==> flow/design.v <==
module segments_lut(input [4:0] score, output [13:0] segments);
    reg[13:0] seg;
    assign segments = seg;
    always @(score) begin
        case(score)
            5'd0  : seg = 14'b00000000111111;
            5'd1  : seg = 14'b00000000000011;
            5'd2  : seg = 14'b00000001101101;
            5'd3  : seg = 14'b00000001100111;
            5'd4  : seg = 14'b00000001010011;
            5'd5  : seg = 14'b00000001110110;
            5'd6  : seg = 14'b00000001111110;
            5'd7  : seg = 14'b00000000100011;
            5'd8  : seg = 14'b00000001111111;
            5'd9  : seg = 14'b00000001110111;
            5'd10 : seg = 14'b00000110111111;
            5'd11 : seg = 14'b00000110000011;
            5'd12 : seg = 14'b00000111101101;
            5'd13 : seg = 14'b00000111100111;
            5'd14 : seg = 14'b00000111010011;
            5'd15 : seg = 14'b00000111110110;
            5'd16 : seg = 14'b00000111111110;
            5'd17 : seg = 14'b00000110100011;
            5'd18 : seg = 14'b00000111111111;
            5'd19 : seg = 14'b00000111110111;
            5'd20 : seg = 14'b11011010111111;
            5'd21 : seg = 14'b11011010000011;
            5'd22 : seg = 14'b11011011101101;
            5'd23 : seg = 14'b11011011100111;
            5'd24 : seg = 14'b11011011010011;
            5'd25 : seg = 14'b11011011110110;
            5'd26 : seg = 14'b11011011111110;
            5'd27 : seg = 14'b11011010100011;
            5'd28 : seg = 14'b11011011111111;
            5'd29 : seg = 14'b11011011110111;
            5'd30 : seg = 14'b11001110111111;
            5'd31 : seg = 14'b11001110000011;
            default: seg = 7'b00000001111000;
        endcase
    end
endmodule
module video_encoder(input        clk, rst,
                                  bat_size,
                                  p1_win,
                                  p2_win,
                                  turn,
                                  start_state,
                     input [1:0]  mode,
                     input [4:0]  p1_score,
                                  p2_score,
                     input [9:0] p1_y,
                                  p2_y,
                                  ball_x,
                                  ball_y,
                                  x,
                                  y,
                     output       px_data);
    localparam LB = 20,     
               RB = 620,    
               TB = 20,     
               BB = 460,    
               thick = 6;  
    reg ML_ff , ML_nxt ,   
        FBL_ff, FBL_nxt,   
        FBR_ff, FBR_nxt,   
        SQ_ff , SQ_nxt ,   
        P1_ff , P1_nxt ,   
        P1F_ff, P1F_nxt,   
        P2_ff , P2_nxt ,   
        P2F_ff, P2F_nxt,   
        P2S_ff, P2S_nxt;   
    reg [5:0] size_ff, size_nxt;  
    wire [13:0] scl, scr;
    reg px_data_ff, px_data_nxt;
    assign px_data = px_data_ff;
    segments_lut segl(p1_score, scl);
    segments_lut segr(p2_score, scr);
    function automatic [2:0] column;
        input [9:0] tlx;
        input [6:0] size, size2, size3, size4, size5;
        begin
            if(x >= tlx && x < tlx + size) begin
                column = 0;
            end else
            if(x >= tlx + size && x < tlx + size2) begin
                column = 1;
            end else
            if(x >= tlx + size2 && x < tlx + size3) begin
                column = 2;
            end else
            if(x >= tlx + size3 && x < tlx + size4) begin
                column = 3;
            end else
            if(x >= tlx + size4 && x < tlx + size5) begin
                column = 4;
            end else column = 5;
        end
    endfunction
    function automatic letter_data;
        input [9:0] tlx, tly, x, y;
        input [4:0] letter;
        input [3:0] size;
        reg [0:29] seg;
        reg [6:0] size2, size3, size4, size5, size6;
        reg[2:0] col;
        letter_data = 1'b0;
        begin
            case(letter)
                5'd0  : seg = 30'b01110_10001_11111_10001_10001_10001;  
                5'd1  : seg = 30'b11110_10001_11110_10001_10001_11110;  
                5'd2  : seg = 30'b01110_10001_10000_10000_10001_01110;  
                5'd3  : seg = 30'b11110_10001_10001_10001_10001_11110;  
                5'd4  : seg = 30'b11111_10000_11100_10000_10000_11111;  
                5'd5  : seg = 30'b11111_10000_11100_10000_10000_10000;  
                5'd6  : seg = 30'b01110_10001_10000_10011_10001_01110;  
                5'd7  : seg = 30'b10001_10001_10001_11111_10001_10001;  
                5'd8  : seg = 30'b01110_00100_00100_00100_00100_01110;  
                5'd9  : seg = 30'b00010_00010_00010_00010_01010_00100;  
                5'd10 : seg = 30'b10001_10010_11100_10010_10001_10001;  
                5'd11 : seg = 30'b10000_10000_10000_10000_10000_11111;  
                5'd12 : seg = 30'b10001_11011_10101_10001_10001_10001;  
                5'd13 : seg = 30'b10001_11001_10101_10011_10001_10001;  
                5'd14 : seg = 30'b01110_10001_10001_10001_10001_01110;  
                5'd15 : seg = 30'b11110_10001_11110_10000_10000_10000;  
                5'd16 : seg = 30'b01100_10010_10010_10010_10010_01101;  
                5'd17 : seg = 30'b11110_10001_11110_10100_10010_10001;  
                5'd18 : seg = 30'b01111_10000_01110_00001_00001_11110;  
                5'd19 : seg = 30'b11111_00100_00100_00100_00100_00100;  
                5'd20 : seg = 30'b10001_10001_10001_10001_10001_01110;  
                5'd21 : seg = 30'b10001_10001_10001_01010_01010_00100;  
                5'd22 : seg = 30'b10001_10001_10001_10101_10101_01010;  
                5'd23 : seg = 30'b10001_01010_00100_01010_10001_10001;  
                5'd24 : seg = 30'b10001_01010_00100_00100_00100_00100;  
                5'd25 : seg = 30'b11111_00010_00100_01000_10000_11111;  
                5'd26 : seg = 30'b10000_10000_10000_10000_00000_10000;  
                5'd27 : seg = 30'b00100_01010_00010_00100_00000_00100;  
                5'd28 : seg = 30'b00000_00000_00000_00000_00000_00100;  
                5'd29 : seg = 30'b00000_00000_01110_00000_00000_00000;  
                5'd30 : seg = 30'b00100_01100_10100_00100_00100_00100;  
                5'd31 : seg = 30'b01110_10001_00010_00100_01000_11111;  
                default: seg = 30'b00000_00000_00000_00000_00000_00000;
            endcase
            size2 = size  + size;
            size3 = size2 + size;
            size4 = size3 + size;
            size5 = size4 + size;
            size6 = size5 + size;
            col = column(tlx, size, size2, size3, size4, size5);
            if(col != 5) begin
                if(y >= tly && y < tly + size ) begin
                    if(seg[col]) letter_data = 1'b1;
                end
                if(y >= tly + size  && y < tly + size2) begin
                    if(seg[5 + col]) letter_data = 1'b1;
                end
                if(y >= tly + size2 && y < tly + size3) begin
                    if(seg[10 + col]) letter_data = 1'b1;
                end
                if(y >= tly + size3 && y < tly + size4) begin
                    if(seg[15 + col]) letter_data = 1'b1;
                end
                if(y >= tly + size4 && y < tly + size5) begin
                    if(seg[20 + col]) letter_data = 1'b1;
                end
                if(y >= tly + size5 && y < tly + size6) begin
                    if(seg[25 + col]) letter_data = 1'b1;
                end
            end
        end
    endfunction
    always @* begin
        ML_nxt  = ML_ff ;
        FBL_nxt = FBL_ff;
        FBR_nxt = FBR_ff;
        SQ_nxt  = SQ_ff ;
        P1_nxt  = P1_ff ;
        P1F_nxt = P1F_ff;
        P2_nxt  = P2_ff ;
        P2F_nxt = P2F_ff;
        P2S_nxt = P2S_ff;
        size_nxt = size_ff;
        px_data_nxt = 1'b0;
        case(mode)
            2'b00 : begin  
                ML_nxt  = 1'b1;
                FBL_nxt = 1'b0;
                FBR_nxt = 1'b0;
                SQ_nxt  = 1'b0;
                P1_nxt  = 1'b1;
                P1F_nxt = 1'b0;
                P2_nxt  = 1'b1;
                P2F_nxt = 1'b0;
                P2S_nxt = 1'b0;
            end
            2'b01 : begin  
                ML_nxt  = 1'b1;
                FBL_nxt = 1'b1;
                FBR_nxt = 1'b1;
                SQ_nxt  = 1'b0;
                P1_nxt  = 1'b1;
                P1F_nxt = 1'b1;
                P2_nxt  = 1'b1;
                P2F_nxt = 1'b1;
                P2S_nxt = 1'b0;
            end
            2'b10 : begin  
                ML_nxt  = 1'b0;
                FBL_nxt = 1'b1;
                FBR_nxt = 1'b0;
                SQ_nxt  = 1'b1;
                P1_nxt  = 1'b0;
                P1F_nxt = 1'b1;
                P2_nxt  = 1'b0;
                P2F_nxt = 1'b0;
                P2S_nxt = 1'b1;
            end
            2'b11 : begin  
                ML_nxt  = 1'b0;
                FBL_nxt = 1'b1;
                FBR_nxt = 1'b0;
                SQ_nxt  = 1'b1;
                P1_nxt  = 1'b0;
                P1F_nxt = 1'b1;
                P2_nxt  = 1'b0;
                P2F_nxt = 1'b0;
                P2S_nxt = 1'b0;
            end
        endcase
        if(x >= LB && x < RB) begin
            if((y >= TB && y < TB + thick) || (y < BB && y >= BB - thick)) begin
                px_data_nxt = 1'b1;
            end
        end
        if(ML_ff) begin
            if(x >= 317 && x <= 323) begin
                if(   (y >= 36 && y < 46) ||
                      (y >= 56 && y < 66) ||
                      (y >= 76 && y < 86) ||
                    (y >=  96 && y < 106) ||
                    (y >= 116 && y < 126) ||
                    (y >= 136 && y < 146) ||
                    (y >= 156 && y < 166) ||
                    (y >= 176 && y < 186) ||
                    (y >= 196 && y < 206) ||
                    (y >= 216 && y < 226) ||
                    (y >= 235 && y < 245) ||
                    (y >= 254 && y < 264) ||
                    (y >= 274 && y < 284) ||
                    (y >= 294 && y < 304) ||
                    (y >= 314 && y < 324) ||
                    (y >= 334 && y < 344) ||
                    (y >= 354 && y < 364) ||
                    (y >= 374 && y < 384) ||
                    (y >= 394 && y < 404) ||
                    (y >= 414 && y < 424) ||
                    (y >= 434 && y < 444)
                ) begin
                    px_data_nxt = 1'b1;
                end
            end
        end
        if(FBL_ff) begin
            if(x >= LB && x < LB + thick) begin
                if((y >= TB && y < 130) || (y >= 350 && y < BB)) begin
                    px_data_nxt = 1'b1;
                end
            end
        end
        if(FBR_ff) begin
            if(x >= RB - thick && x < RB) begin
                if((y >= TB && y < 130) || (y >= 350 && y < BB)) begin
                    px_data_nxt = 1'b1;
                end
            end
        end
        if(SQ_ff) begin
            if(x >= LB && x < LB + thick) begin
                if(y >= 130 && y < 350) begin
                    px_data_nxt = 1'b1;
                end
            end
        end
        if(bat_size) begin
            size_nxt = 6'd15;
        end else begin
            size_nxt = 6'd25;
        end
        if(y >= p1_y - size_ff && y < p1_y + size_ff) begin
            if(P1_ff && x >= 40 && x < 46) begin
                px_data_nxt = 1'b1;
            end
            if(P1F_ff && x >= 484 && x < 490) begin
                px_data_nxt = 1'b1;
            end
        end
        if(y >= p2_y - size_ff && y < p2_y + size_ff) begin
            if(P2_ff && x >= 594 && x < 600) begin
                px_data_nxt = 1'b1;
            end
            if(P2F_ff && x >= 150 && x < 156) begin
                px_data_nxt = 1'b1;
            end
            if(P2S_ff && (x == 500 || x == 501 || x == 504 || x == 505)) begin
                px_data_nxt = 1'b1;
            end
        end
        if(x >= ball_x - 4 && x < ball_x + 4) begin
            if(y >= ball_y - 4 && y < ball_y + 4) begin
                px_data_nxt = 1'b1;
            end
        end
        if(x >= 282 && x < 300) begin
            if(y >= 50 && y <= 56) begin
                if(scl[5]) begin
                    px_data_nxt = 1'b1;
                end
            end
            if(y >= 62 && y <= 68) begin
                if(scl[6]) begin
                    px_data_nxt = 1'b1;
                end
            end
            if(y >= 74 && y <= 80) begin
                if(scl[2]) begin
                    px_data_nxt = 1'b1;
                end
            end
        end
        if(x >= 282 && x < 288) begin
            if(y >= 50 && y < 68) begin
                if(scl[4]) begin
                    px_data_nxt = 1'b1;
                end
            end
            if(y >= 62 && y < 80) begin
                if(scl[3]) begin
                    px_data_nxt = 1'b1;
                end
            end
        end
        if(x >= 294 && x < 300) begin
            if(y >= 50 && y < 68) begin
                if(scl[0]) begin
                    px_data_nxt = 1'b1;
                end
            end
            if(y >= 62 && y < 80) begin
                if(scl[1]) begin
                    px_data_nxt = 1'b1;
                end
            end
        end
        if(x >= 258 && x < 276) begin
            if(y >= 50 && y <= 56) begin
                if(scl[12]) begin
                    px_data_nxt = 1'b1;
                end
            end
            if(y >= 62 && y <= 68) begin
                if(scl[13]) begin
                    px_data_nxt = 1'b1;
                end
            end
            if(y >= 74 && y <= 80) begin
                if(scl[9]) begin
                    px_data_nxt = 1'b1;
                end
            end
        end
        if(x >= 258 && x < 264) begin
            if(y >= 50 && y < 68) begin
                if(scl[11]) begin
                    px_data_nxt = 1'b1;
                end
            end
            if(y >= 62 && y < 80) begin
                if(scl[10]) begin
                    px_data_nxt = 1'b1;
                end
            end
        end
        if(x >= 270 && x < 276) begin
            if(y >= 50 && y < 68) begin
                if(scl[7]) begin
                    px_data_nxt = 1'b1;
                end
            end
            if(y >= 62 && y < 80) begin
                if(scl[8]) begin
                    px_data_nxt = 1'b1;
                end
            end
        end
        if(x >= 340 && x < 358) begin
            if(y >= 50 && y <= 56) begin
                if(scr[12]) begin
                    px_data_nxt = 1'b1;
                end
            end
            if(y >= 62 && y <= 68) begin
                if(scr[13]) begin
                    px_data_nxt = 1'b1;
                end
            end
            if(y >= 74 && y <= 80) begin
                if(scr[9]) begin
                    px_data_nxt = 1'b1;
                end
            end
        end
        if(x >= 340 && x < 346) begin
            if(y >= 50 && y < 68) begin
                if(scr[11]) begin
                    px_data_nxt = 1'b1;
                end
            end
            if(y >= 62 && y < 80) begin
                if(scr[10]) begin
                    px_data_nxt = 1'b1;
                end
            end
        end
        if(x >= 352 && x < 358) begin
            if(y >= 50 && y < 68) begin
                if(scr[7]) begin
                    px_data_nxt = 1'b1;
                end
            end
            if(y >= 62 && y < 80) begin
                if(scr[8]) begin
                    px_data_nxt = 1'b1;
                end
            end
        end
        if(x >= 364 && x < 382) begin
            if(y >= 50 && y <= 56) begin
                if(scr[5]) begin
                    px_data_nxt = 1'b1;
                end
            end
            if(y >= 62 && y <= 68) begin
                if(scr[6]) begin
                    px_data_nxt = 1'b1;
                end
            end
            if(y >= 74 && y <= 80) begin
                if(scr[2]) begin
                    px_data_nxt = 1'b1;
                end
            end
        end
        if(x >= 364 && x < 370) begin
            if(y >= 50 && y < 68) begin
                if(scr[4]) begin
                    px_data_nxt = 1'b1;
                end
            end
            if(y >= 62 && y < 80) begin
                if(scr[3]) begin
                    px_data_nxt = 1'b1;
                end
            end
        end
        if(x >= 376 && x < 382) begin
            if(y >= 50 && y < 68) begin
                if(scr[0]) begin
                    px_data_nxt = 1'b1;
                end
            end
            if(y >= 62 && y < 80) begin
                if(scr[1]) begin
                    px_data_nxt = 1'b1;
                end
            end
        end
        if(mode == 2'b10) begin
            if(x >= 550  && x < 570 && y >= 50 && y < 70) px_data_nxt = letter_data(10'd550 , 10'd50, x, y, 5'd15, 4'd3);
            if(x >= 570  && x < 590 && y >= 50 && y < 70) begin
                if(!turn) begin
                    px_data_nxt = letter_data(10'd570 , 10'd50, x, y, 5'd30, 4'd3);
                end else begin
                    px_data_nxt = letter_data(10'd570 , 10'd50, x, y, 5'd31, 4'd3);
                end
            end                 
        end
        if(p1_win || p2_win) begin
            if(x >= 120 && x < 160 && y >= 190 && y < 240) px_data_nxt = letter_data(10'd120, 10'd190, x, y, 5'd24, 4'd6);
            if(x >= 160 && x < 200 && y >= 190 && y < 240) px_data_nxt = letter_data(10'd160, 10'd190, x, y, 5'd14, 4'd6);
            if(x >= 200 && x < 240 && y >= 190 && y < 240) px_data_nxt = letter_data(10'd200, 10'd190, x, y, 5'd20, 4'd6);
            if(p1_win) begin
                if(x >= 114 && x < 154 && y >= 240 && y < 290) px_data_nxt = letter_data(10'd114, 10'd240, x, y, 5'd22, 4'd6);
                if(x >= 154 && x < 194 && y >= 240 && y < 290) px_data_nxt = letter_data(10'd154, 10'd240, x, y, 5'd8,  4'd6);
                if(x >= 194 && x < 234 && y >= 240 && y < 290) px_data_nxt = letter_data(10'd194, 10'd240, x, y, 5'd13, 4'd6);
                if(x >= 234 && x < 274 && y >= 240 && y < 290) px_data_nxt = letter_data(10'd234, 10'd240, x, y, 5'd26, 4'd6);
            end else begin
                if(x >=  92 && x < 132 && y >= 240 && y < 290) px_data_nxt = letter_data(10'd92 , 10'd240, x, y, 5'd11, 4'd6);
                if(x >= 132 && x < 172 && y >= 240 && y < 290) px_data_nxt = letter_data(10'd132, 10'd240, x, y, 5'd14, 4'd6);
                if(x >= 172 && x < 212 && y >= 240 && y < 290) px_data_nxt = letter_data(10'd172, 10'd240, x, y, 5'd18, 4'd6);
                if(x >= 212 && x < 252 && y >= 240 && y < 290) px_data_nxt = letter_data(10'd212, 10'd240, x, y, 5'd4,  4'd6);
                if(x >= 252 && x < 292 && y >= 240 && y < 290) px_data_nxt = letter_data(10'd252, 10'd240, x, y, 5'd26, 4'd6);
            end
            if(mode != 2'b11) begin
                if(x >= 410 && x < 450 && y >= 190 && y < 240) px_data_nxt = letter_data(10'd410, 10'd190, x, y, 5'd24, 4'd6);
                if(x >= 450 && x < 490 && y >= 190 && y < 240) px_data_nxt = letter_data(10'd450, 10'd190, x, y, 5'd14, 4'd6);
                if(x >= 490 && x < 530 && y >= 190 && y < 240) px_data_nxt = letter_data(10'd490, 10'd190, x, y, 5'd20, 4'd6);
                if(p2_win) begin
                    if(x >= 404 && x < 444 && y >= 240 && y < 290) px_data_nxt = letter_data(10'd404, 10'd240, x, y, 5'd22, 4'd6);
                    if(x >= 444 && x < 484 && y >= 240 && y < 290) px_data_nxt = letter_data(10'd444, 10'd240, x, y, 5'd8,  4'd6);
                    if(x >= 484 && x < 524 && y >= 240 && y < 290) px_data_nxt = letter_data(10'd484, 10'd240, x, y, 5'd13, 4'd6);
                    if(x >= 524 && x < 564 && y >= 240 && y < 290) px_data_nxt = letter_data(10'd524, 10'd240, x, y, 5'd26, 4'd6);
                end else begin
                    if(x >= 382 && x < 422 && y >= 240 && y < 290) px_data_nxt = letter_data(10'd382, 10'd240, x, y, 5'd11, 4'd6);
                    if(x >= 422 && x < 462 && y >= 240 && y < 290) px_data_nxt = letter_data(10'd422, 10'd240, x, y, 5'd14, 4'd6);
                    if(x >= 462 && x < 502 && y >= 240 && y < 290) px_data_nxt = letter_data(10'd462, 10'd240, x, y, 5'd18, 4'd6);
                    if(x >= 502 && x < 542 && y >= 240 && y < 290) px_data_nxt = letter_data(10'd502, 10'd240, x, y, 5'd4,  4'd6);
                    if(x >= 542 && x < 582 && y >= 240 && y < 290) px_data_nxt = letter_data(10'd542, 10'd240, x, y, 5'd26, 4'd6);
                end
            end
        end
        if(start_state) begin
            if(x >= 70  && x < 85  && y >= 380 && y < 400) px_data_nxt = letter_data(10'd70 , 10'd380, x, y, 5'd15, 4'd2);
            if(x >= 85  && x < 100 && y >= 380 && y < 400) px_data_nxt = letter_data(10'd85 , 10'd380, x, y, 5'd17, 4'd2);
            if(x >= 100 && x < 115 && y >= 380 && y < 400) px_data_nxt = letter_data(10'd100, 10'd380, x, y, 5'd4 , 4'd2);
            if(x >= 115 && x < 130 && y >= 380 && y < 400) px_data_nxt = letter_data(10'd115, 10'd380, x, y, 5'd18, 4'd2);
            if(x >= 130 && x < 145 && y >= 380 && y < 400) px_data_nxt = letter_data(10'd130, 10'd380, x, y, 5'd18, 4'd2);
            if(x >= 160 && x < 175 && y >= 380 && y < 400) px_data_nxt = letter_data(10'd160, 10'd380, x, y, 5'd18, 4'd2);
            if(x >= 175 && x < 190 && y >= 380 && y < 400) px_data_nxt = letter_data(10'd175, 10'd380, x, y, 5'd19, 4'd2);
            if(x >= 190 && x < 205 && y >= 380 && y < 400) px_data_nxt = letter_data(10'd190, 10'd380, x, y, 5'd0 , 4'd2);
            if(x >= 205 && x < 220 && y >= 380 && y < 400) px_data_nxt = letter_data(10'd205, 10'd380, x, y, 5'd17, 4'd2);
            if(x >= 220 && x < 235 && y >= 380 && y < 400) px_data_nxt = letter_data(10'd220, 10'd380, x, y, 5'd19, 4'd2);
        end         
    end     
    always @(posedge clk or posedge rst) begin
        if(rst) begin
            ML_ff      <= 1'b0;
            FBL_ff     <= 1'b0;
            FBR_ff     <= 1'b0;
            SQ_ff      <= 1'b0;
            P1_ff      <= 1'b0;
            P1F_ff     <= 1'b0;
            P2_ff      <= 1'b0;
            P2F_ff     <= 1'b0;
            P2S_ff     <= 1'b0;
            size_ff    <= 6'd0;
            px_data_ff <= 1'b0;
        end else begin
            ML_ff      <= ML_nxt;
            FBL_ff     <= FBL_nxt;
            FBR_ff     <= FBR_nxt;
            SQ_ff      <= SQ_nxt;
            P1_ff      <= P1_nxt;
            P1F_ff     <= P1F_nxt;
            P2_ff      <= P2_nxt;
            P2F_ff     <= P2F_nxt;
            P2S_ff     <= P2S_nxt;
            size_ff    <= size_nxt;
            px_data_ff <= px_data_nxt;
        end
    end
endmodule
module color_module(
    input         clk, rst,
                  px_data,
                  enable,
    input   [1:0] mode,
    input  [9:0] x, y,
    output [29:0] color_data);
    reg [29:0] color_data_ff, color_data_nxt;
    assign color_data = color_data_ff;
    always @* begin
        color_data_nxt = color_data_ff;
        if(mode == 1'b00) begin  
            if(!px_data) begin
                color_data_nxt = 30'b1101000000_0101000000_0011000000;
            end else color_data_nxt = 30'b1111111111_1111111111_1111111111;
        end else if(mode == 1'b01) begin  
            if(!px_data) begin
                if(x > 0   && x <  80 ||
                   x > 160 && x < 240 ||
                   x > 320 && x < 400 ||
                   x > 480 && x < 560) begin
                    color_data_nxt = 30'b0010000000_1000000000_0010000000;
                   end else color_data_nxt = 30'b0000000000_0110000000_0000000000;
            end else color_data_nxt = 30'b1111111111_1111111111_1111111111;
        end else begin  
            if(!px_data) begin
                if(x % 10 == 0) begin  
                    color_data_nxt = 30'b1010000000_0110000000_0010000000;
                end else color_data_nxt = 30'b1100000000_1000000000_0100000000;  
                if((x/10)%2) begin  
                    if(y == 120 || y == 240 || y == 360) begin
                        color_data_nxt = 30'b1010000000_0110000000_0010000000;
                    end
                end else begin
                    if(y == 60 || y == 180 || y == 300 || y == 420) begin
                        color_data_nxt = 30'b1010000000_0110000000_0010000000;
                    end
                end
            end else color_data_nxt = 30'b1111111111_1111111111_1111111111;
        end
    end
    always @(posedge clk or posedge rst) begin
        if(rst) begin
            color_data_ff <= 30'b0000000000_0000000000_0000000000;
        end else if(enable) begin
            color_data_ff <= color_data_nxt;
        end else if(px_data) begin
            color_data_ff <= 30'b1111111111_1111111111_1111111111;
        end else begin
            color_data_ff <= 1'b0000000000_0000000000_0000000000;
        end
    end
endmodule
`timescale 1ns/1ns
module vga_controller(input clk, px_en, rst, input[29:0] px_data, output[9:0] px_h, px_v, 
                        output[9:0] RED, GRN, BLU, output HSYNC, VSYNC);
    reg hs_ff, hs_nxt, vs_ff, vs_nxt;
    reg[9:0] hcount_ff, hcount_nxt;
    reg[9:0] vcount_ff, vcount_nxt;
    wire[11:0] h_total = 12'd800, v_total = 12'd525;
    wire[9:0] h_data = 10'd640, v_data = 10'd480;
    wire[7:0] h_fp = 8'd16, h_bp = 8'd48, h_pw = 8'd96, v_fp = 8'd10, v_bp = 8'd33, v_pw = 8'd2;
    wire polarity = 1'b1;
    assign RED = (hcount_ff < h_data && vcount_ff < v_data) ? px_data[29:20] : 10'd0;
    assign GRN = (hcount_ff < h_data && vcount_ff < v_data) ? px_data[19:10] : 10'd0;
    assign BLU = (hcount_ff < h_data && vcount_ff < v_data) ? px_data[9:0]   : 10'd0;
    assign HSYNC = hs_ff;
    assign VSYNC = vs_ff;
    assign px_h = hcount_ff < h_data ? hcount_ff : 1'b0;
    assign px_v = vcount_ff < v_data ? vcount_ff : 1'b0;
    always @* begin
        hs_nxt = hs_ff;
        vs_nxt = vs_ff;
        hcount_nxt = hcount_ff + 10'd1;
        vcount_nxt = vcount_ff;
        if(hcount_ff == h_total - 1) begin
            hcount_nxt = 10'd0;
            vcount_nxt = vcount_ff + 10'd1;
        end
        if(hcount_ff == h_data + h_fp - 1) begin
            hs_nxt = !polarity;
        end
        if(hcount_ff == h_data + h_fp + h_pw - 1) begin
            hs_nxt = polarity;
        end
        if(vcount_ff == v_total - 1) begin
            vcount_nxt = 10'd0;
        end
        if(vcount_ff == v_data + v_fp - 1) begin
            vs_nxt = !polarity;
        end
        if(vcount_ff == v_data + v_fp + v_pw - 1) begin
            vs_nxt = polarity;
        end
    end
    always @(posedge clk or posedge rst) begin
        if(rst) begin
            hs_ff <= 1'b1;
            vs_ff <= 1'b1;
            hcount_ff <= 10'd0;
            vcount_ff <= 10'd0;
        end else if(px_en) begin
            hs_ff <= hs_nxt;
            vs_ff <= vs_nxt;
            hcount_ff <= hcount_nxt;
            vcount_ff <= vcount_nxt;
        end
    end
endmodule
module clk_divider(input clk, rst, output px_clk);
    reg px_clk_ff, px_clk_nxt;
    assign px_clk = px_clk_ff;
    always @* begin
        px_clk_nxt = ~px_clk_ff;
    end
    always @(posedge clk or posedge rst) begin
        if(rst) begin
            px_clk_ff <= 1'b0;
        end else begin
            px_clk_ff <= px_clk_nxt;
        end
    end
endmodule
module adc_reader(input clk, rst, input[8:0] adc, output sel, output[9:0] p1_y, p2_y);
    reg[9:0] p1_ff, p1_nxt, p2_ff, p2_nxt;
    reg sel_ff, sel_nxt;
    reg[4:0] counter_ff, counter_nxt;  
    assign p1_y = p1_ff;
    assign p2_y = p2_ff;
    assign sel = sel_ff;
    always @* begin
        sel_nxt = sel_ff;
        p1_nxt = p1_ff;
        p2_nxt = p2_ff;
        counter_nxt = counter_ff + 5'd1;
        if(!counter_ff) begin
            sel_nxt = sel_ff + 1'b1;  
            if(sel_ff) begin
                p2_nxt[8:0] = adc;
                p2_nxt[9] = 1'b0;
            end else begin
                p1_nxt[8:0] = adc;
                p1_nxt[9] = 1'b0;
            end
        end
    end
    always @(posedge clk or posedge rst) begin
        if(rst) begin
            p1_ff <= 9'd240;
            p2_ff <= 9'd240;
            sel_ff <= 1'b0;
            counter_ff <= 5'd1;
        end else begin
            p1_ff <= p1_nxt;
            p2_ff <= p2_nxt;
            sel_ff <= sel_nxt;
            counter_ff <= counter_nxt;
        end
    end
endmodule
module paddle_controller(input clk, rst, p, m, bat_size, output[9:0] p2_y);
    reg [3:0] counter_ff, counter_nxt;  
    reg [9:0] p2_ff, p2_nxt;
    assign p2_y = p2_ff;
    always @* begin
        p2_nxt = p2_ff;
        counter_nxt = counter_ff + 4'd1;
        if(!counter_ff) begin
            if(!p) begin
                p2_nxt = p2_ff + 10'd1;
            end
            if(!m) begin
                p2_nxt = p2_ff - 10'd1;
            end
        end
        if(bat_size) begin
            if(p2_ff < 10'd40)  p2_nxt = 10'd40;
            if(p2_ff > 10'd440) p2_nxt = 10'd440;
        end else begin
            if(p2_ff < 10'd50)  p2_nxt = 10'd50;
            if(p2_ff > 10'd430) p2_nxt = 10'd430;
        end
    end
    always @(posedge clk or posedge rst) begin
        if(rst) begin
            p2_ff <= 10'd240;
            counter_ff <= 4'd1;
        end else begin
            p2_ff <= p2_nxt;
            counter_ff <= counter_nxt;
        end
    end
endmodule
module heading_detect(input clk, rst, input [9:0] x, y, output xh, yh);
    reg xh_ff, xh_nxt, yh_ff, yh_nxt;
    reg [9:0] x_ff, x_nxt, y_ff, y_nxt;
    assign xh = xh_ff;
    assign yh = yh_ff;
    always @* begin
        x_nxt = x;
        y_nxt = y;
        if(x < x_ff)
            xh_nxt = 1'b0;
        else if(x > x_ff)
            xh_nxt = 1'b1;
        else  xh_nxt = xh_ff;
        if(y < y_ff)
            yh_nxt = 1'b0;
        else if(y > y_ff)
            yh_nxt = 1'b1;
        else  yh_nxt = yh_ff;
    end
    always @(posedge clk or posedge rst) begin
        if(rst) begin
            xh_ff <= 1'b1;
            yh_ff <= 1'b1;
            x_ff <= 10'd60;
            y_ff <= 10'd60;
        end else begin
            xh_ff <= xh_nxt;
            yh_ff <= yh_nxt;
            x_ff <= x_nxt;
            y_ff <= y_nxt;
        end
    end
endmodule
module auto_player(
    input clk, rst, en,
          turn, hit, wall,   
          start_state, 
          hard_mode,         
          xh, yh,            
    input [1:0] mode,        
    input [9:0] bx, by, py,  
    output p, m              
);
reg p_ff, p_nxt,  
    m_ff, m_nxt;  
reg [4:0] err_count_ff, err_count_nxt;
reg [5:0] error_ff, error_nxt;
reg wall_ff, wall_nxt;
assign p = p_ff;
assign m = m_ff;
always @* begin
    p_nxt = p_ff;
    m_nxt = m_ff;
    err_count_nxt = err_count_ff;
    error_nxt = error_ff;
    wall_nxt = wall_ff;
    if(!hard_mode) begin
        if(hit || (mode == 2'b10 && wall)) err_count_nxt = err_count_ff + 5'd1;
    end else err_count_nxt = 1'b0;
    if(start_state) begin
        wall_nxt = 1'b0;
    end
    if(wall) begin
        wall_nxt = 1'b1;
    end
    case(err_count_ff)
        5'd0  : error_nxt = 6'd0;
        5'd1  : error_nxt = 6'd5;
        5'd2  : error_nxt = 6'd26;
        5'd3  : error_nxt = 6'd29;
        5'd4  : error_nxt = 6'd0;
        5'd5  : error_nxt = 6'd30;
        5'd6  : error_nxt = 6'd26;
        5'd7  : error_nxt = 6'd28;
        5'd8  : error_nxt = 6'd5;
        5'd9  : error_nxt = 6'd7;
        5'd10 : error_nxt = 6'd40;
        5'd11 : error_nxt = 6'd26;
        5'd12 : error_nxt = 6'd24;
        5'd13 : error_nxt = 6'd19;
        5'd14 : error_nxt = 6'd29;
        5'd15 : error_nxt = 6'd26;
        5'd16 : error_nxt = 6'd31;
        5'd17 : error_nxt = 6'd5;
        5'd18 : error_nxt = 6'd28;
        5'd19 : error_nxt = 6'd31;
        5'd20 : error_nxt = 6'd27;
        5'd21 : error_nxt = 6'd0;
        5'd22 : error_nxt = 6'd17;
        5'd23 : error_nxt = 6'd31;
        5'd24 : error_nxt = 6'd26;
        5'd25 : error_nxt = 6'd27;
        5'd26 : error_nxt = 6'd26;
        5'd27 : error_nxt = 6'd28;
        5'd28 : error_nxt = 6'd31;
        5'd29 : error_nxt = 6'd34;
        5'd30 : error_nxt = 6'd8;
        5'd31 : error_nxt = 6'd26;
        default: error_nxt = 6'd0;
    endcase
    if((mode == 2'b00 && xh) || (mode == 2'b01 && wall_ff) || (mode == 2'b10 && turn)) begin  
            if(py < by - error_ff) begin
                p_nxt = 1'b0;
                m_nxt = 1'b1;
            end else if(py > by + error_ff) begin
                p_nxt = 1'b1;
                m_nxt = 1'b0;
            end else begin
                p_nxt = 1'b1;
                m_nxt = 1'b1;
            end
    end else begin  
        p_nxt = 1'b1;
        m_nxt = 1'b1; 
    end
end
always @(posedge clk or posedge rst) begin
    if(rst) begin
        p_ff <= 1'b0;
        m_ff <= 1'b0;
        err_count_ff <= 5'd0;
        error_ff <= 6'd0;
        wall_ff <= 1'b0;
    end else if(en) begin
        p_ff <= p_nxt;
        m_ff <= m_nxt;
        err_count_ff <= err_count_nxt;
        error_ff <= error_nxt;
        wall_ff <= wall_nxt;
    end else begin
        p_ff <= 1'b1;
        m_ff <= 1'b1;
    end
end
endmodule
module sound_output(input clk, rst, hit, wall, goal, output sound);
    reg hit_ff , wall_ff , goal_ff,
        hit_nxt, wall_nxt, goal_nxt,
        sound_ff, sound_nxt;
    reg [12:0] counter_ff, counter_nxt;  
    reg [5:0] pulse_ff, pulse_nxt;  
    assign sound = sound_ff;
    always @* begin
        counter_nxt = counter_ff + 13'd1;
        hit_nxt = hit_ff;
        wall_nxt = wall_ff;
        goal_nxt = goal_ff;
        sound_nxt = sound_ff;
        pulse_nxt = 6'd1;
        if(hit) hit_nxt = 1'b1;
        if(wall) wall_nxt = 1'b1;
        if(goal) goal_nxt = 1'b1;
        if(hit || wall || goal) counter_nxt = 13'b1;
        if(!counter_ff) begin
            hit_nxt = 1'b0;
            wall_nxt = 1'b0;
            goal_nxt = 1'b0;
        end
        if(hit_ff || wall_ff || goal_ff) begin
            pulse_nxt = pulse_ff + 6'd1;
            if(hit_ff) begin
                if(pulse_ff == 6'd25)
                    pulse_nxt = 6'd0;
            end
            if(wall_ff) begin
                if(pulse_ff == 6'd50)
                    pulse_nxt = 6'd0;
            end
            if(goal_ff) begin
                if(pulse_ff == 6'd13)
                    pulse_nxt = 6'd0;
            end
            if(!pulse_ff) begin
                sound_nxt = ~sound_ff;
            end
        end else sound_nxt = 1'b0;
    end
    always @(posedge clk or posedge rst) begin
        if(rst) begin
            counter_ff <= 13'd0;
            hit_ff <= 1'b0;
            wall_ff <= 1'b0;
            goal_ff <= 1'b0;
            sound_ff <= 1'b0;
            pulse_ff <= 6'd1;
        end else begin
            counter_ff <= counter_nxt;
            hit_ff <= hit_nxt;
            wall_ff <= wall_nxt;
            goal_ff <= goal_nxt;
            sound_ff <= sound_nxt;
            pulse_ff <= pulse_nxt;
        end
    end
endmodule
module game_controller( input clk, rst,     
                        input  [9:0] p1_in,        
                                      p2_in,       
                        input  [1:0]  mode,        
                                      max_score,   
                        input         ball_speed,  
                                      serve_type,  
                                      angle,       
                                      bat_size,    
                                      restart,     
                                      start,       
                        output        p1_win,      
                                      p2_win,      
                                      turn,        
                                      start_state, 
                                      hit,         
                                      wall,        
                                      goal,        
                        output [1:0]  mode_out,    
                        output [4:0]  p1_score,    
                                      p2_score,    
                        output [9:0]  ball_x,      
                                      ball_y);     
    localparam[1:0] START = 2'b00,
                    GAME  = 2'b01,
                    SERVE = 2'b10,
                    ENDG  = 2'b11;
    reg [1:0] state_ff, state_nxt;
    reg [1:0] mode_ff, mode_nxt;
    reg start_state_ff;
    reg hit_ff, hit_nxt, wall_ff, wall_nxt, goal_ff, goal_nxt;
    reg [9:0] x_ff, x_nxt, y_ff, y_nxt;  
    reg xh_ff, xh_nxt, yh_ff, yh_nxt;     
    reg [3:0] counter_ff, counter_nxt;   
    reg mini_counter_ff, mini_counter_nxt;
    reg ball_en_ff, ball_en_nxt;
    reg [4:0] rand_pos_ff, rand_pos_nxt;
    reg [1:0] move_counter_ff, move_counter_nxt;
    reg [4:0] p1_score_ff, p1_score_nxt, p2_score_ff, p2_score_nxt;  
    reg turn_ff, turn_nxt;  
    reg [4:0] win_score;
    reg win1_ff, win1_nxt, win2_ff, win2_nxt;
    reg [4:0] bat;
    assign mode_out = mode_ff;
    assign start_state = start_state_ff;
    assign hit = hit_ff;
    assign wall = wall_ff;
    assign goal = goal_ff;
    assign p1_win = win1_ff;
    assign p2_win = win2_ff;
    assign turn = turn_ff;
    assign p1_score = p1_score_ff;
    assign p2_score = p2_score_ff;
    assign ball_x = x_ff;
    assign ball_y = y_ff;
    function [1:0] angles;
        input [4:0] pos;
        case(pos)
            5'd0  : angles = 2'd0;
            5'd1  : angles = 2'd1;
            5'd2  : angles = 2'd2;
            5'd3  : angles = 2'd1;
            5'd4  : angles = 2'd2;
            5'd5  : angles = 2'd0;
            5'd6  : angles = 2'd0;
            5'd7  : angles = 2'd2;
            5'd8  : angles = 2'd1;
            5'd9  : angles = 2'd0;
            5'd10 : angles = 2'd1;
            5'd11 : angles = 2'd0;
            5'd12 : angles = 2'd1;
            5'd13 : angles = 2'd2;
            5'd14 : angles = 2'd2;
            5'd15 : angles = 2'd0;
            5'd16 : angles = 2'd2;
            5'd17 : angles = 2'd1;
            5'd18 : angles = 2'd2;
            5'd19 : angles = 2'd0;
            5'd20 : angles = 2'd0;
            5'd21 : angles = 2'd2;
            5'd22 : angles = 2'd1;
            5'd23 : angles = 2'd0;
            5'd24 : angles = 2'd1;
            5'd25 : angles = 2'd0;
            5'd26 : angles = 2'd2;
            5'd27 : angles = 2'd1;
            5'd28 : angles = 2'd1;
            5'd29 : angles = 2'd0;
            5'd30 : angles = 2'd0;
            5'd31 : angles = 2'd2;
            default : angles = 2'd0;
        endcase
    endfunction
    always @* begin
        state_nxt = state_ff;
        mode_nxt = mode_ff;
        hit_nxt = 1'b0;
        wall_nxt = 1'b0;
        goal_nxt = 1'b0;
        p1_score_nxt = p1_score_ff;
        p2_score_nxt = p2_score_ff;
        turn_nxt = turn_ff;
        win1_nxt = win1_ff;
        win2_nxt = win2_ff;
        counter_nxt = counter_ff + 4'd1;
        mini_counter_nxt = mini_counter_ff;
        move_counter_nxt = move_counter_ff;
        rand_pos_nxt = rand_pos_ff;
        x_nxt = x_ff;
        y_nxt = y_ff;
        xh_nxt = xh_ff;
        yh_nxt = yh_ff;
        ball_en_nxt = ball_en_ff;
        case(state_ff)
            START : begin
                mode_nxt = mode;
                p1_score_nxt = 5'b0;
                p2_score_nxt = 5'b0;
                win1_nxt = 1'b0;
                win2_nxt = 1'b0;
                x_nxt = 10'd60;
                y_nxt = 10'd60;
                xh_nxt = 1'b1;
                yh_nxt = 1'b1;
                ball_en_nxt = 1'b0;
                turn_nxt = 1'b0;
                if(start) state_nxt = GAME;
            end
            GAME  : begin
                ball_en_nxt = 1'b1;
            end
            SERVE : begin
                ball_en_nxt = 1'b0;
                if(p1_score_ff >= win_score || p2_score_ff >= win_score) begin
                    state_nxt = ENDG;
                    if(p1_score_ff > p2_score_ff)
                        win1_nxt = 1'b1;
                    else win2_nxt = 1'b1;
                end else if(serve_type) state_nxt = GAME;
            end
            ENDG  : begin
                ball_en_nxt = 1'b1;
                if(restart) state_nxt = START;
            end
        endcase
        if(!counter_ff) begin
            mini_counter_nxt = mini_counter_ff + 1'b1;
        end
        if((!mini_counter_ff || ball_speed) && !counter_ff && ball_en_ff) begin
            move_counter_nxt = move_counter_ff + 1'b1;
            if(xh_ff) begin  
                x_nxt = x_ff + 10'd1;
            end else begin
                x_nxt = x_ff - 10'd1;
            end
            if(!angle || move_counter_ff == angles(rand_pos_ff)) begin
                move_counter_nxt = 2'b00;
                if(yh_ff) begin
                    y_nxt = y_ff + 10'd1;
                end else begin
                    y_nxt = y_ff - 10'd1;
                end
            end
        end
        case(mode_ff)
            2'b00 : begin  
                if(x_ff <= 10'd15) begin
                    xh_nxt = 1'b1;
                    x_nxt = 10'd160;
                    p2_score_nxt = p2_score_ff + 5'd1;
                    if(state_ff == GAME) state_nxt = SERVE;
                    goal_nxt = 1'b1;
                end
                if(x_ff >= 10'd625) begin
                    xh_nxt = 1'b0;
                    x_nxt = 10'd480;
                    p1_score_nxt = p1_score_ff + 5'd1;
                    if(state_ff == GAME) state_nxt = SERVE;
                    goal_nxt = 1'b1;
                end
            end
            2'b01 : begin  
                if(x_ff <= 10'd30) begin
                    if(!(y_ff >= 10'd134 && y_ff <= 10'd344)) begin
                        xh_nxt = 1'b1;
                        x_nxt = 10'd31;
                        wall_nxt = 1'b1;
                    end else if(x_ff <= 10'd15) begin
                        xh_nxt = 1'b1;
                        x_nxt = 10'd160;
                        p2_score_nxt = p2_score_ff + 5'd1;
                        if(state_ff == GAME) state_nxt = SERVE;
                        goal_nxt = 1'b1;
                    end
                end
                if(x_ff >= 10'd610) begin
                    if(!(y_ff >= 10'd134 && y_ff <= 10'd344)) begin
                        xh_nxt = 1'b0;
                        x_nxt = 10'd609;
                        wall_nxt = 1'b1;
                    end else if(x_ff >= 10'd625) begin
                        xh_nxt = 1'b0;
                        x_nxt = 10'd480;
                        p1_score_nxt = p1_score_ff + 5'd1;
                        if(state_ff == GAME) state_nxt = SERVE;
                        goal_nxt = 1'b1;
                    end
                end
            end
            2'b10 : begin  
                if(x_ff <= 10'd30) begin
                    xh_nxt = 1'b1;
                    x_nxt = 10'd31;
                    rand_pos_nxt = rand_pos_ff + 2'd1;
                    wall_nxt = 1'b1;
                end
                if(x_ff >= 625) begin
                    x_nxt = 10'd100;
                    goal_nxt = 1'b1;
                    if(turn_ff) begin
                        p1_score_nxt = p1_score_ff + 5'd1;
                        if(state_ff == GAME) state_nxt = SERVE;
                    end else begin
                        p2_score_nxt = p2_score_ff + 5'd1;
                        if(state_ff == GAME) state_nxt = SERVE;
                    end
                end
            end
            2'b11 : begin  
                if(x_ff <= 10'd30) begin
                    xh_nxt = 1'b1;
                    x_nxt = 10'd31;
                    rand_pos_nxt = rand_pos_ff + 2'd1;
                    wall_nxt = 1'b1;
                end
                if(x_ff >= 10'd625) begin
                    x_nxt = 10'd100;
                    p2_score_nxt = p2_score_ff + 5'd1;
                    if(state_ff == GAME) state_nxt = SERVE;
                    goal_nxt = 1'b1;
                end
            end
        endcase
        if(mode_ff== 2'b00 || mode_ff== 2'b01) begin  
            if(x_ff >= 10'd40 && x_ff < 10'd49 && y_ff >= p1_in - 4 - bat && y_ff <= p1_in + 4 + bat) begin
                xh_nxt = 1'b1;
                x_nxt = 10'd50;
                rand_pos_nxt = rand_pos_ff + 2'd1;
                hit_nxt = 1'b1;
            end
            if(x_ff >= 10'd591 && x_ff < 10'd600 && y_ff >= p2_in - 4 - bat && y_ff <= p2_in + 4 + bat) begin
                xh_nxt = 1'b0;
                x_nxt = 10'd590;
                rand_pos_nxt = rand_pos_ff + 2'd1;
                hit_nxt = 1'b1;
            end
        end
        if(mode_ff== 2'b01) begin  
            if(x_ff >= 10'd484 && x_ff < 10'd494 && y_ff >= p1_in - 4 - bat && y_ff <= p1_in + 4 + bat) begin
                xh_nxt = 1'b1;
                x_nxt = 10'd495;
                rand_pos_nxt = rand_pos_ff + 2'd1;
                hit_nxt = 1'b1;
                if(y_ff < 10'd240) begin
                    yh_nxt = 1'b1;
                end else begin
                    yh_nxt = 1'b0;
                end
            end
            if(x_ff >= 10'd146 && x_ff < 10'd156 && y_ff >= p2_in - 4 - bat && y_ff <= p2_in + 4 + bat) begin
                xh_nxt = 1'b0;
                x_nxt = 10'd145;
                rand_pos_nxt = rand_pos_ff + 2'd1;
                hit_nxt = 1'b1;
                if(y_ff < 10'd240) begin
                    yh_nxt = 1'b1;
                end else begin
                    yh_nxt = 1'b0;
                end
            end
        end
        if(mode_ff== 2'b10) begin  
            if(x_ff >= 10'd496 && x_ff < 10'd506 && y_ff >= p2_in - 4 - bat && y_ff <= p2_in + 4 + bat && turn_ff) begin
                xh_nxt = 1'b0;
                x_nxt = 10'd479;
                rand_pos_nxt = rand_pos_ff + 2'd1;
                turn_nxt = turn_ff + 1'b1;
                hit_nxt = 1'b1;
            end
        end
        if(mode_ff== 2'b10 || mode_ff== 2'b11) begin  
            if(x_ff >= 10'd480 && x_ff < 10'd490 && y_ff >= p1_in - 4 - bat && y_ff <= p1_in + 4 + bat && !turn_ff) begin
                xh_nxt = 1'b0;
                x_nxt = 10'd479;
                rand_pos_nxt = rand_pos_ff + 2'd1;
                if(mode == 2'b10) turn_nxt = turn_ff + 1'b1;
                if(mode_ff== 2'b11) begin
                    p1_score_nxt = p1_score_ff + 5'd1;
                    if(p1_score_ff >= max_score) state_nxt = SERVE;
                end
                hit_nxt = 1'b1;
            end
        end
        if(y_ff <= 10'd30) begin
            yh_nxt = 1'b1;
            y_nxt = 10'd31;
            wall_nxt = 1'b1;
        end
        if(y_ff >= 10'd450) begin
            yh_nxt = 1'b0;
            y_nxt = 10'd445;
            wall_nxt = 1'b1;
        end
    end
    always @(posedge clk or posedge rst) begin
        if(rst) begin 
            state_ff <= START;
            mode_ff <= 2'b00;
            start_state_ff <= 1'b0;
            hit_ff <= 1'b0;
            wall_ff <= 1'b0;
            goal_ff <= 1'b0;
            p1_score_ff <= 5'd0;
            p2_score_ff <= 5'd0;
            turn_ff <= 1'b0;
            win_score <= 5'd10;
            win1_ff <= 1'b0;
            win2_ff <= 1'b0;
            counter_ff <= 4'd1;
            mini_counter_ff <= 1'b1;
            move_counter_ff <= 1'b1;
            rand_pos_ff <= 5'd0;
            x_ff <= 10'd60;
            y_ff <= 10'd60;
            xh_ff <= 1'b1;
            yh_ff <= 1'b1;
            ball_en_ff <= 1'b0;
            bat <= 5'd25;
        end else begin
            state_ff <= state_nxt;
            mode_ff <= mode_nxt;
            if(state_ff != ENDG) begin
                p1_score_ff <= p1_score_nxt;
                p2_score_ff <= p2_score_nxt;
            end
            if(state_ff == START)
                start_state_ff <= 1'b1;
            else start_state_ff <= 1'b0;
            if(state_ff != ENDG) begin
                hit_ff <= hit_nxt;
                wall_ff <= wall_nxt;
                goal_ff <= goal_nxt;
            end else begin
                hit_ff <= 1'b0;
                wall_ff <= 1'b0;
                goal_ff <= 1'b0;
            end
            win1_ff <= win1_nxt;
            win2_ff <= win2_nxt;
            turn_ff <= turn_nxt;
            counter_ff <= counter_nxt;
            mini_counter_ff <= mini_counter_nxt;
            move_counter_ff <= move_counter_nxt;
            rand_pos_ff <= rand_pos_nxt;
            x_ff <= x_nxt;
            y_ff <= y_nxt;
            xh_ff <= xh_nxt;
            yh_ff <= yh_nxt;
            ball_en_ff <= ball_en_nxt;
            if(bat_size) begin
                bat <= 5'd15;
            end else begin
                bat <= 5'd25;
            end
            case(max_score)
            2'b00 : win_score <= 5'd10;
            2'b01 : win_score <= 5'd15;
            2'b10 : win_score <= 5'd20;
            2'b11 : win_score <= 5'd30;
        endcase
        end
    end
endmodule
module top(input clk, rst, ball_speed, serve_type, angle, bat_size, restart, start, en_color, auto, hard_mode, input[3:0] mode, max_score, input[8:0] adc, output sel, size, output sound, output [9:0] RED, GRN, BLU, output HSYNC, VSYNC, px_clk, blank);
    wire [9:0] x, y, p1_y, p2_y, bx, by;
    reg [9:0] p2_y_ff;
    wire px_data_out;
    wire [29:0] px_data_in;
    wire [4:0] score1, score2;
    wire p1_win, p2_win, turn, start_state, hit, wall, goal;
    wire p2p, p2m, xh, yh;
    wire [1:0] game_mode;
    reg[1:0] mode_in, score_in;
    wire [9:0] ap2_y, pp2_y;
    assign blank = 1'b1;
    assign size = bat_size;
    assign p2_y = p2_y_ff;
    always @(posedge clk) begin
        if(auto) p2_y_ff <= ap2_y;
        else p2_y_ff <= pp2_y;
    end
    always @(posedge clk or posedge rst) begin
        if(rst) begin
            mode_in <= 2'b00;
            score_in <= 2'b00;
        end else begin
        if(mode[0]) mode_in <= 2'b00;
        if(mode[1]) mode_in <= 2'b01;
        if(mode[2]) mode_in <= 2'b10;
        if(mode[3]) mode_in <= 2'b11;
        if(max_score[0]) score_in <= 2'b00;
        if(max_score[1]) score_in <= 2'b01;
        if(max_score[2]) score_in <= 2'b10;
        if(max_score[3]) score_in <= 2'b11;
        end
    end
    paddle_controller pctrl(clk, rst, p2p, p2m, bat_size, ap2_y);
    heading_detect heading_detect(clk, rst, bx, by, xh, yh);
    auto_player auto_player(clk, rst, auto, turn, hit, wall, start_state, hard_mode, xh, yh, game_mode, bx, by, ap2_y, p2p, p2m);
    adc_reader adc_reader(clk, rst, adc, sel, p1_y, pp2_y);
    clk_divider clk_divider(clk, rst, px_clk);
    sound_output sound_output(clk, rst, hit, wall, goal, sound);
    game_controller game_controller(clk, rst, p1_y, p2_y, mode_in, score_in, ball_speed, serve_type, angle, bat_size, restart, start, p1_win, p2_win, turn, start_state, hit, wall, goal, game_mode, score1, score2, bx, by);
    video_encoder video_encoder(clk, rst, bat_size, p1_win, p2_win, turn, start_state, game_mode, score1, score2, p1_y, p2_y, bx, by, x, y, px_data_out);
    color_module color_module(clk, rst, px_data_out, en_color, game_mode, x, y, px_data_in);
    vga_controller vga_controller(clk, ~px_clk, rst, px_data_in, x, y, RED, GRN, BLU, HSYNC, VSYNC);
endmodule
==> Step by step through the tools: top <==
The steps from the RTL of top to its reports follow in flow order.
Lines are those of the file above, counted from 1.
Library cell names are shortened.
{ "setup": {"top": "top", "clock": "clk", "lib": "sky130hd", "pvt_corner": "tt_025C_1v80"} }

==> Word-level counts <==
Source: Yosys, flattened and elaborated, memories not mapped. Widths are those after wreduce. Registers that Yosys merges into a memory's read port (data or address) are not register bits. Print and check cells do not count.
Memory sizes are those after Yosys's memory passes, which may raise the word count (mostly to a power of two), join words into wider ones and drop unused or constant bits.
{ "word_totals": {"latchBits": 0, "n_memories": 4, "ram_bits": 0, "rom_bits": 1088, "clocked_rd_ports_x_width": 6, "ff_bits": 224, "elab_cells": 3178, "out_inout_bits": 37, "input_bits": 28} }
{ "memory_table": {"columns": ["name", "size", "word_bits", "rd", "write_ports", "line", "text"], "rows": [
  ["(name not given)", 32, 13, 1, 0, 5, null],
  ["(name not given)", 32, 13, 1, 0, 5, null],
  ["(name not given)", 32, 6, 1, 0, 819, "case(err_count_ff)"],
  ["(name not given)", 32, 2, 1, 0, 1006, "case(pos)"]
]} }
{ "op_classes": {"compare": 516, "n_logic": 4, "div_mod_pow": 2, "add_sub_neg": 446, "equal": 75, "mul": 0, "reduce_and_logical": 444, "shift": 222, "n_mux": 1408} }
{ "ops": {"columns": ["op", "count"], "rows": [
  ["variable part select 30 x 32 -> 1 bit", 222],
  ["subtractor 5 x 32 -> 32 bit (first input constant)", 185],
  ["2-to-1 mux 30 bit", 113],
  ["2-to-1 mux 1 bit", 903],
  ["greater-or-equal comparator 10 x 8 -> 1 bit (second input constant)", 83],
  ["< comparator 10 x 8 -> 1 bit (second input constant)", 83],
  ["< comparator 10 x 9 -> 1 bit (second input constant)", 76],
  ["2-to-1 mux 3 bit", 250],
  ["greater-or-equal comparator 10 x 9 -> 1 bit (second input constant)", 74],
  ["adder 5 x 3 -> 6 bit (first input constant)", 74],
  ["2-to-1 mux 10 bit", 43],
  ["greater-or-equal comparator 10 x 7 -> 1 bit (second input constant)", 39],
  ["< comparator 10 x 7 -> 1 bit (second input constant)", 38],
  ["adder 4 x 3 -> 5 bit (first input constant)", 74],
  ["logical AND 1 bit", 358],
  ["< comparator 10 bit (second input constant)", 34],
  ["greater-or-equal comparator 10 bit (second input constant)", 31],
  ["subtractor 5 x 3 -> 6 bit (first input constant)", 37],
  ["adder 3 x 3 -> 4 bit (first input constant)", 37],
  ["2-to-1 mux 5 bit", 29],
  ["greater-or-equal comparator 10 x 32 -> 1 bit", 4],
  ["divider 10 x 4 -> 32 bit (second input constant)", 1],
  ["remainder unit 10 x 4 -> 32 bit (second input constant)", 1],
  ["inequality test 3 bit (second input constant)", 37],
  ["greater-or-equal comparator 10 x 6 -> 1 bit (second input constant)", 11],
  ["< comparator 10 x 6 -> 1 bit (second input constant)", 9],
  ["== test 10 x 9 -> 1 bit (second input constant)", 9],
  ["2-to-1 mux 29 bit", 3]
]} }
Not listed: further kinds 78, cells in them 259.

==> Logic depth <==
Yosys ltp: most cells in a row. Word level: on the elaborated netlist, between registers, memories and ports. Mapped: between sequential cells and ports; inverters and the memories' decode and read muxes count.
{ "logic_depth": {"depth_word": 153, "abc_area": 1, "depth_mapped": 69, "depth_no_buf": 68} }

==> Synthesis result <==
Yosys stat after the flow's synthesis: flattened, memories mapped to cells. It holds for the ABC_AREA given above (unset counts as 0); a run with the other value may have another netlist.
{ "synth_totals": {"cell_count": 7446, "buf_cells": 125, "synth_area_mm2": 0.0472566, "flip_flops": 205} }
{ "types": {"columns": ["cell", "count", "area_total_um2"], "rows": [
  ["ha_1", 865, 1.08E+04],
  ["nand2_1", 1454, 5.46E+03],
  ["inv_1", 1138, 4.27E+03],
  ["dfrtp_1", 157, 3.93E+03],
  ["o21ai_0", 560, 2.8E+03],
  ["nor2_1", 688, 2.58E+03],
  ["nand3_1", 502, 2512.41],
  ["a21oi_1", 420, 2.1E+03],
  ["xor2_1", 216, 1.89E+03],
  ["dfstp_2", 38, 998.458],
  ["xnor2_1", 107, 937.149],
  ["o211ai_1", 117, 878.342],
  ["nor3_1", 167, 835.802],
  ["nand4_1", 90, 563.04],
  ["o2111ai_1", 50, 437.92],
  ["a31oi_1", 63, 394.128],
  ["clkbuf_1", 86, 322.81],
  ["a211oi_1", 35, 262.752]
]} }
Other cell types: 69; their cells: 693.

==> Path before layout <==
Path of least setup slack by OpenSTA after synthesis, without wires, with an ideal clock, recovery checks aside; 20% of the period is set as input and as output delay. Where synthesis merged equal registers, the netlist keeps one of their names.
{ "synth_path": {"kind": "register to register", "startpoint": "register vga_controller.hcount_ff[7]", "endpoint": "register video_encoder.px_data_ff", "delay_ps": 5893, "path_buffers": 2, "setup_time_ps": 123, "arrival_time_ps": 5770, "t_first_pin_ps": 0, "tclk_ps": 10000, "required_time_ps": 9877, "setup_slack_ps": 4107, "stages": 67, "period_less_setup_slack_ps": 5893} }
"delay_ps" = arrival - input delay + setup time.
"stages" counts driving pins, that of a launching flip-flop among them; a cell with two outputs on the path counts twice.
"period_less_setup_slack_ps" is the clock period less the worst setup slack; recovery checks do not enter. This is arithmetic on one report: input and output delays are still those of the set period (20% each).
The rows between start and end are the longest chain of elaborated cells between them; the timing report does not say that the signal goes this way. Where chains are equally long, one stands for them.
Each line given opens the expression or statement behind the cell; cells for indexed reads and writes are added by Yosys, which also makes memories of some case tables.
{ "synth_between": {"path_cell_list": "dfrtp_1 > buf_4 > o21ai_4 > nand2_2 > buf_2 > nor2_1 > o21ai_0 > nand2_1 > inv_1 > nand2_1 > nand3_1 > inv_1 > ha_1 > ha_1 > ha_1 > o21ai_0 > nand2_1 > a32oi_1 > (+31 left out) > nand2_1 > nand2_1 > nand2_1 > nand2_1 > nand2_1 > nand2_1 > nand2_1 > nand2_1 > nand2_1 > nand2_1 > nand2_1 > nand2_1 > nand2_1 > nand2_1 > nand2_1 > nand2_1 > nand2_1 > a21oi_1", "elab_chain_cells": 134, "cone_cells": 2463} }
{ "synth_rtl": {"columns": ["item", "line", "text"], "rows": [
  ["start, declared", 618, "reg[9:0] hcount_ff, hcount_nxt;"],
  ["start, assigned", 660, "hcount_ff <= 10'd0;"],
  ["start, assigned", 665, "hcount_ff <= hcount_nxt;"],
  ["< comparator 10 bit", 629, "assign px_h = hcount_ff < h_data ? hcount_ff : 1'b0;"],
  ["2-to-1 mux 10 bit", 629, null],
  ["greater-or-equal comparator 10 x 5 -> 1 bit", 229, "if(x >= LB && x < RB) begin"],
  ["logical AND 1 bit", 229, null],
  ["2-to-1 mux 1 bit", 229, null],
  ["2-to-1 mux 1 bit", 236, "if(   (y >= 36 && y < 46) ||"],
  ["2-to-1 mux 1 bit", 235, "if(x >= 317 && x <= 323) begin"],
  ["(+120 left out)", null, null],
  ["2-to-1 mux 1 bit", 525, "if(x >= 130 && x < 145 && y >= 380 && y < 400) px_data_nxt = letter_data(10'd130, 10'd380, x, y, 5'd18, 4'd2);"],
  ["2-to-1 mux 1 bit", 526, "if(x >= 160 && x < 175 && y >= 380 && y < 400) px_data_nxt = letter_data(10'd160, 10'd380, x, y, 5'd18, 4'd2);"],
  ["2-to-1 mux 1 bit", 527, "if(x >= 175 && x < 190 && y >= 380 && y < 400) px_data_nxt = letter_data(10'd175, 10'd380, x, y, 5'd19, 4'd2);"],
  ["2-to-1 mux 1 bit", 528, "if(x >= 190 && x < 205 && y >= 380 && y < 400) px_data_nxt = letter_data(10'd190, 10'd380, x, y, 5'd0 , 4'd2);"],
  ["2-to-1 mux 1 bit", 529, "if(x >= 205 && x < 220 && y >= 380 && y < 400) px_data_nxt = letter_data(10'd205, 10'd380, x, y, 5'd17, 4'd2);"],
  ["2-to-1 mux 1 bit", 530, "if(x >= 220 && x < 235 && y >= 380 && y < 400) px_data_nxt = letter_data(10'd220, 10'd380, x, y, 5'd19, 4'd2);"],
  ["2-to-1 mux 1 bit", 520, "if(start_state) begin"],
  ["end, assigned", 545, "px_data_ff <= 1'b0;"],
  ["end, assigned", 557, "px_data_ff <= px_data_nxt;"],
  ["end, declared", 74, "reg px_data_ff, px_data_nxt;"]
]} }

==> Timing after layout <==
From the final timing report of flow run A: the path of least setup slack in the routed layout; clock arrival at registers is part of the times.
The report prints the path's times to 10 ps; the period is as set.
{ "layout_path": {"kind": "register to register", "startpoint": "register vga_controller.hcount_ff[7]", "endpoint": "register video_encoder.px_data_ff", "arrival_time_ps": 10450, "path_buffers": 2, "setup_time_ps": 170, "stages": 66, "t_first_pin_ps": 630, "setup_slack_ps": 3300, "tclk_ps": 13300, "required_time_ps": 13750} }
The rows between start and end are the longest chain of elaborated cells between them; the timing report does not say that the signal goes this way. Where chains are equally long, one stands for them.
{ "layout_between": {"path_cell_list": "dfrtp_1 > buf_4 > o21ai_4 > nand2_2 > buf_2 > nor2_1 > o21ai_0 > nand2_1 > inv_1 > nand2_1 > nand3_1 > inv_1 > ha_1 > ha_1 > ha_1 > a21oi_1 > o21ai_0 > nand2_1 > (+30 left out) > nand2_1 > nand3_1 > nand2_1 > nand2_1 > nand2_1 > nand2_1 > nand2_1 > nand2_1 > nand2_1 > nand2_1 > nand2_1 > nand2_1 > nand2_1 > nand2_1 > nand2_1 > nand2_1 > nand2_1 > a21oi_1", "elab_chain_cells": 134, "cone_cells": 2463} }
{ "layout_rtl": {"columns": ["item", "line", "text"], "rows": [
  ["start, declared", 618, "reg[9:0] hcount_ff, hcount_nxt;"],
  ["start, assigned", 660, "hcount_ff <= 10'd0;"],
  ["start, assigned", 665, "hcount_ff <= hcount_nxt;"],
  ["< comparator 10 bit", 629, "assign px_h = hcount_ff < h_data ? hcount_ff : 1'b0;"],
  ["2-to-1 mux 10 bit", 629, null],
  ["greater-or-equal comparator 10 x 5 -> 1 bit", 229, "if(x >= LB && x < RB) begin"],
  ["logical AND 1 bit", 229, null],
  ["2-to-1 mux 1 bit", 229, null],
  ["2-to-1 mux 1 bit", 236, "if(   (y >= 36 && y < 46) ||"],
  ["2-to-1 mux 1 bit", 235, "if(x >= 317 && x <= 323) begin"],
  ["(+120 left out)", null, null],
  ["2-to-1 mux 1 bit", 525, "if(x >= 130 && x < 145 && y >= 380 && y < 400) px_data_nxt = letter_data(10'd130, 10'd380, x, y, 5'd18, 4'd2);"],
  ["2-to-1 mux 1 bit", 526, "if(x >= 160 && x < 175 && y >= 380 && y < 400) px_data_nxt = letter_data(10'd160, 10'd380, x, y, 5'd18, 4'd2);"],
  ["2-to-1 mux 1 bit", 527, "if(x >= 175 && x < 190 && y >= 380 && y < 400) px_data_nxt = letter_data(10'd175, 10'd380, x, y, 5'd19, 4'd2);"],
  ["2-to-1 mux 1 bit", 528, "if(x >= 190 && x < 205 && y >= 380 && y < 400) px_data_nxt = letter_data(10'd190, 10'd380, x, y, 5'd0 , 4'd2);"],
  ["2-to-1 mux 1 bit", 529, "if(x >= 205 && x < 220 && y >= 380 && y < 400) px_data_nxt = letter_data(10'd205, 10'd380, x, y, 5'd17, 4'd2);"],
  ["2-to-1 mux 1 bit", 530, "if(x >= 220 && x < 235 && y >= 380 && y < 400) px_data_nxt = letter_data(10'd220, 10'd380, x, y, 5'd19, 4'd2);"],
  ["2-to-1 mux 1 bit", 520, "if(start_state) begin"],
  ["end, assigned", 545, "px_data_ff <= 1'b0;"],
  ["end, assigned", 557, "px_data_ff <= px_data_nxt;"],
  ["end, declared", 74, "reg px_data_ff, px_data_nxt;"]
]} }

==> runs of top <==
Module top, platform sky130hd: 3 stored runs of the flow (Yosys, OpenROAD) with differing settings, in no particular order. Input and output delays are each 20% of the period that was set; the output load is 0.01 pF.
"critical_path_time_ps": the worst setup path's part of the clock period (all of it between registers, 20% less for each end at a port) less its slack. A launch clock that arrives late makes it longer, a capture clock that arrives late makes it shorter.
"design_power_mw" is the tool's figure for a default switching activity; nothing was simulated.
"critical_path_time_ps" is known to 10 ps.
[
  {
    "run": "flow run A",
    "settings": { "ABC_AREA": 1, "CELL_PAD_IN_SITES_DETAIL_PLACEMENT": 2, "CELL_PAD_IN_SITES_GLOBAL_PLACEMENT": 2, "CORE_UTILIZATION": 22, "CTS_CLUSTER_SIZE": 70, "GPL_TIMING_DRIVEN": 0, "MAX_ROUTING_LAYER": "met5", "SLEW_MARGIN": 30, "period_ns": 13.3, "CAP_MARGIN": 20, "CORE_MARGIN": 2 },
    "results": { "synth_area_mm2": 0.0472566, "dieArea_mm2": 0.218528, "final_util_pct": 24.7, "worst_setup_slack_ps": 3299, "hold_worst_slack_ps": 409, "design_power_mw": 2.654, "critical_path_time_ps": 10000, "worst_path_kind": "register to register" }
  },
  {
    "run": "flow run B",
    "settings": { "ABC_AREA": 1, "CORE_UTILIZATION": 40, "PLACE_DENSITY": 0.6, "period_ns": 10.0, "CAP_MARGIN": 20, "CORE_MARGIN": 2, "SLEW_MARGIN": 20 },
    "results": { "synth_area_mm2": 0.0472566, "dieArea_mm2": 0.120906, "final_util_pct": 42.9, "worst_setup_slack_ps": 1676, "hold_worst_slack_ps": 448, "design_power_mw": 3.200, "critical_path_time_ps": 8320, "worst_path_kind": "register to register" }
  },
  {
    "run": "flow run C",
    "settings": { "ABC_AREA": 1, "CORE_UTILIZATION": 62, "CTS_CLUSTER_DIAMETER": 24, "CTS_CLUSTER_SIZE": 48, "GPL_ROUTABILITY_DRIVEN": 0, "MIN_ROUTING_LAYER": "met2", "PLACE_DENSITY": 0.61, "SETUP_SLACK_MARGIN": 1.4, "period_ns": 8.67, "CAP_MARGIN": 20, "CORE_MARGIN": 2, "SLEW_MARGIN": 20 },
    "outcome": "did not finish, routing stopped with GRT-0232"
  }
]
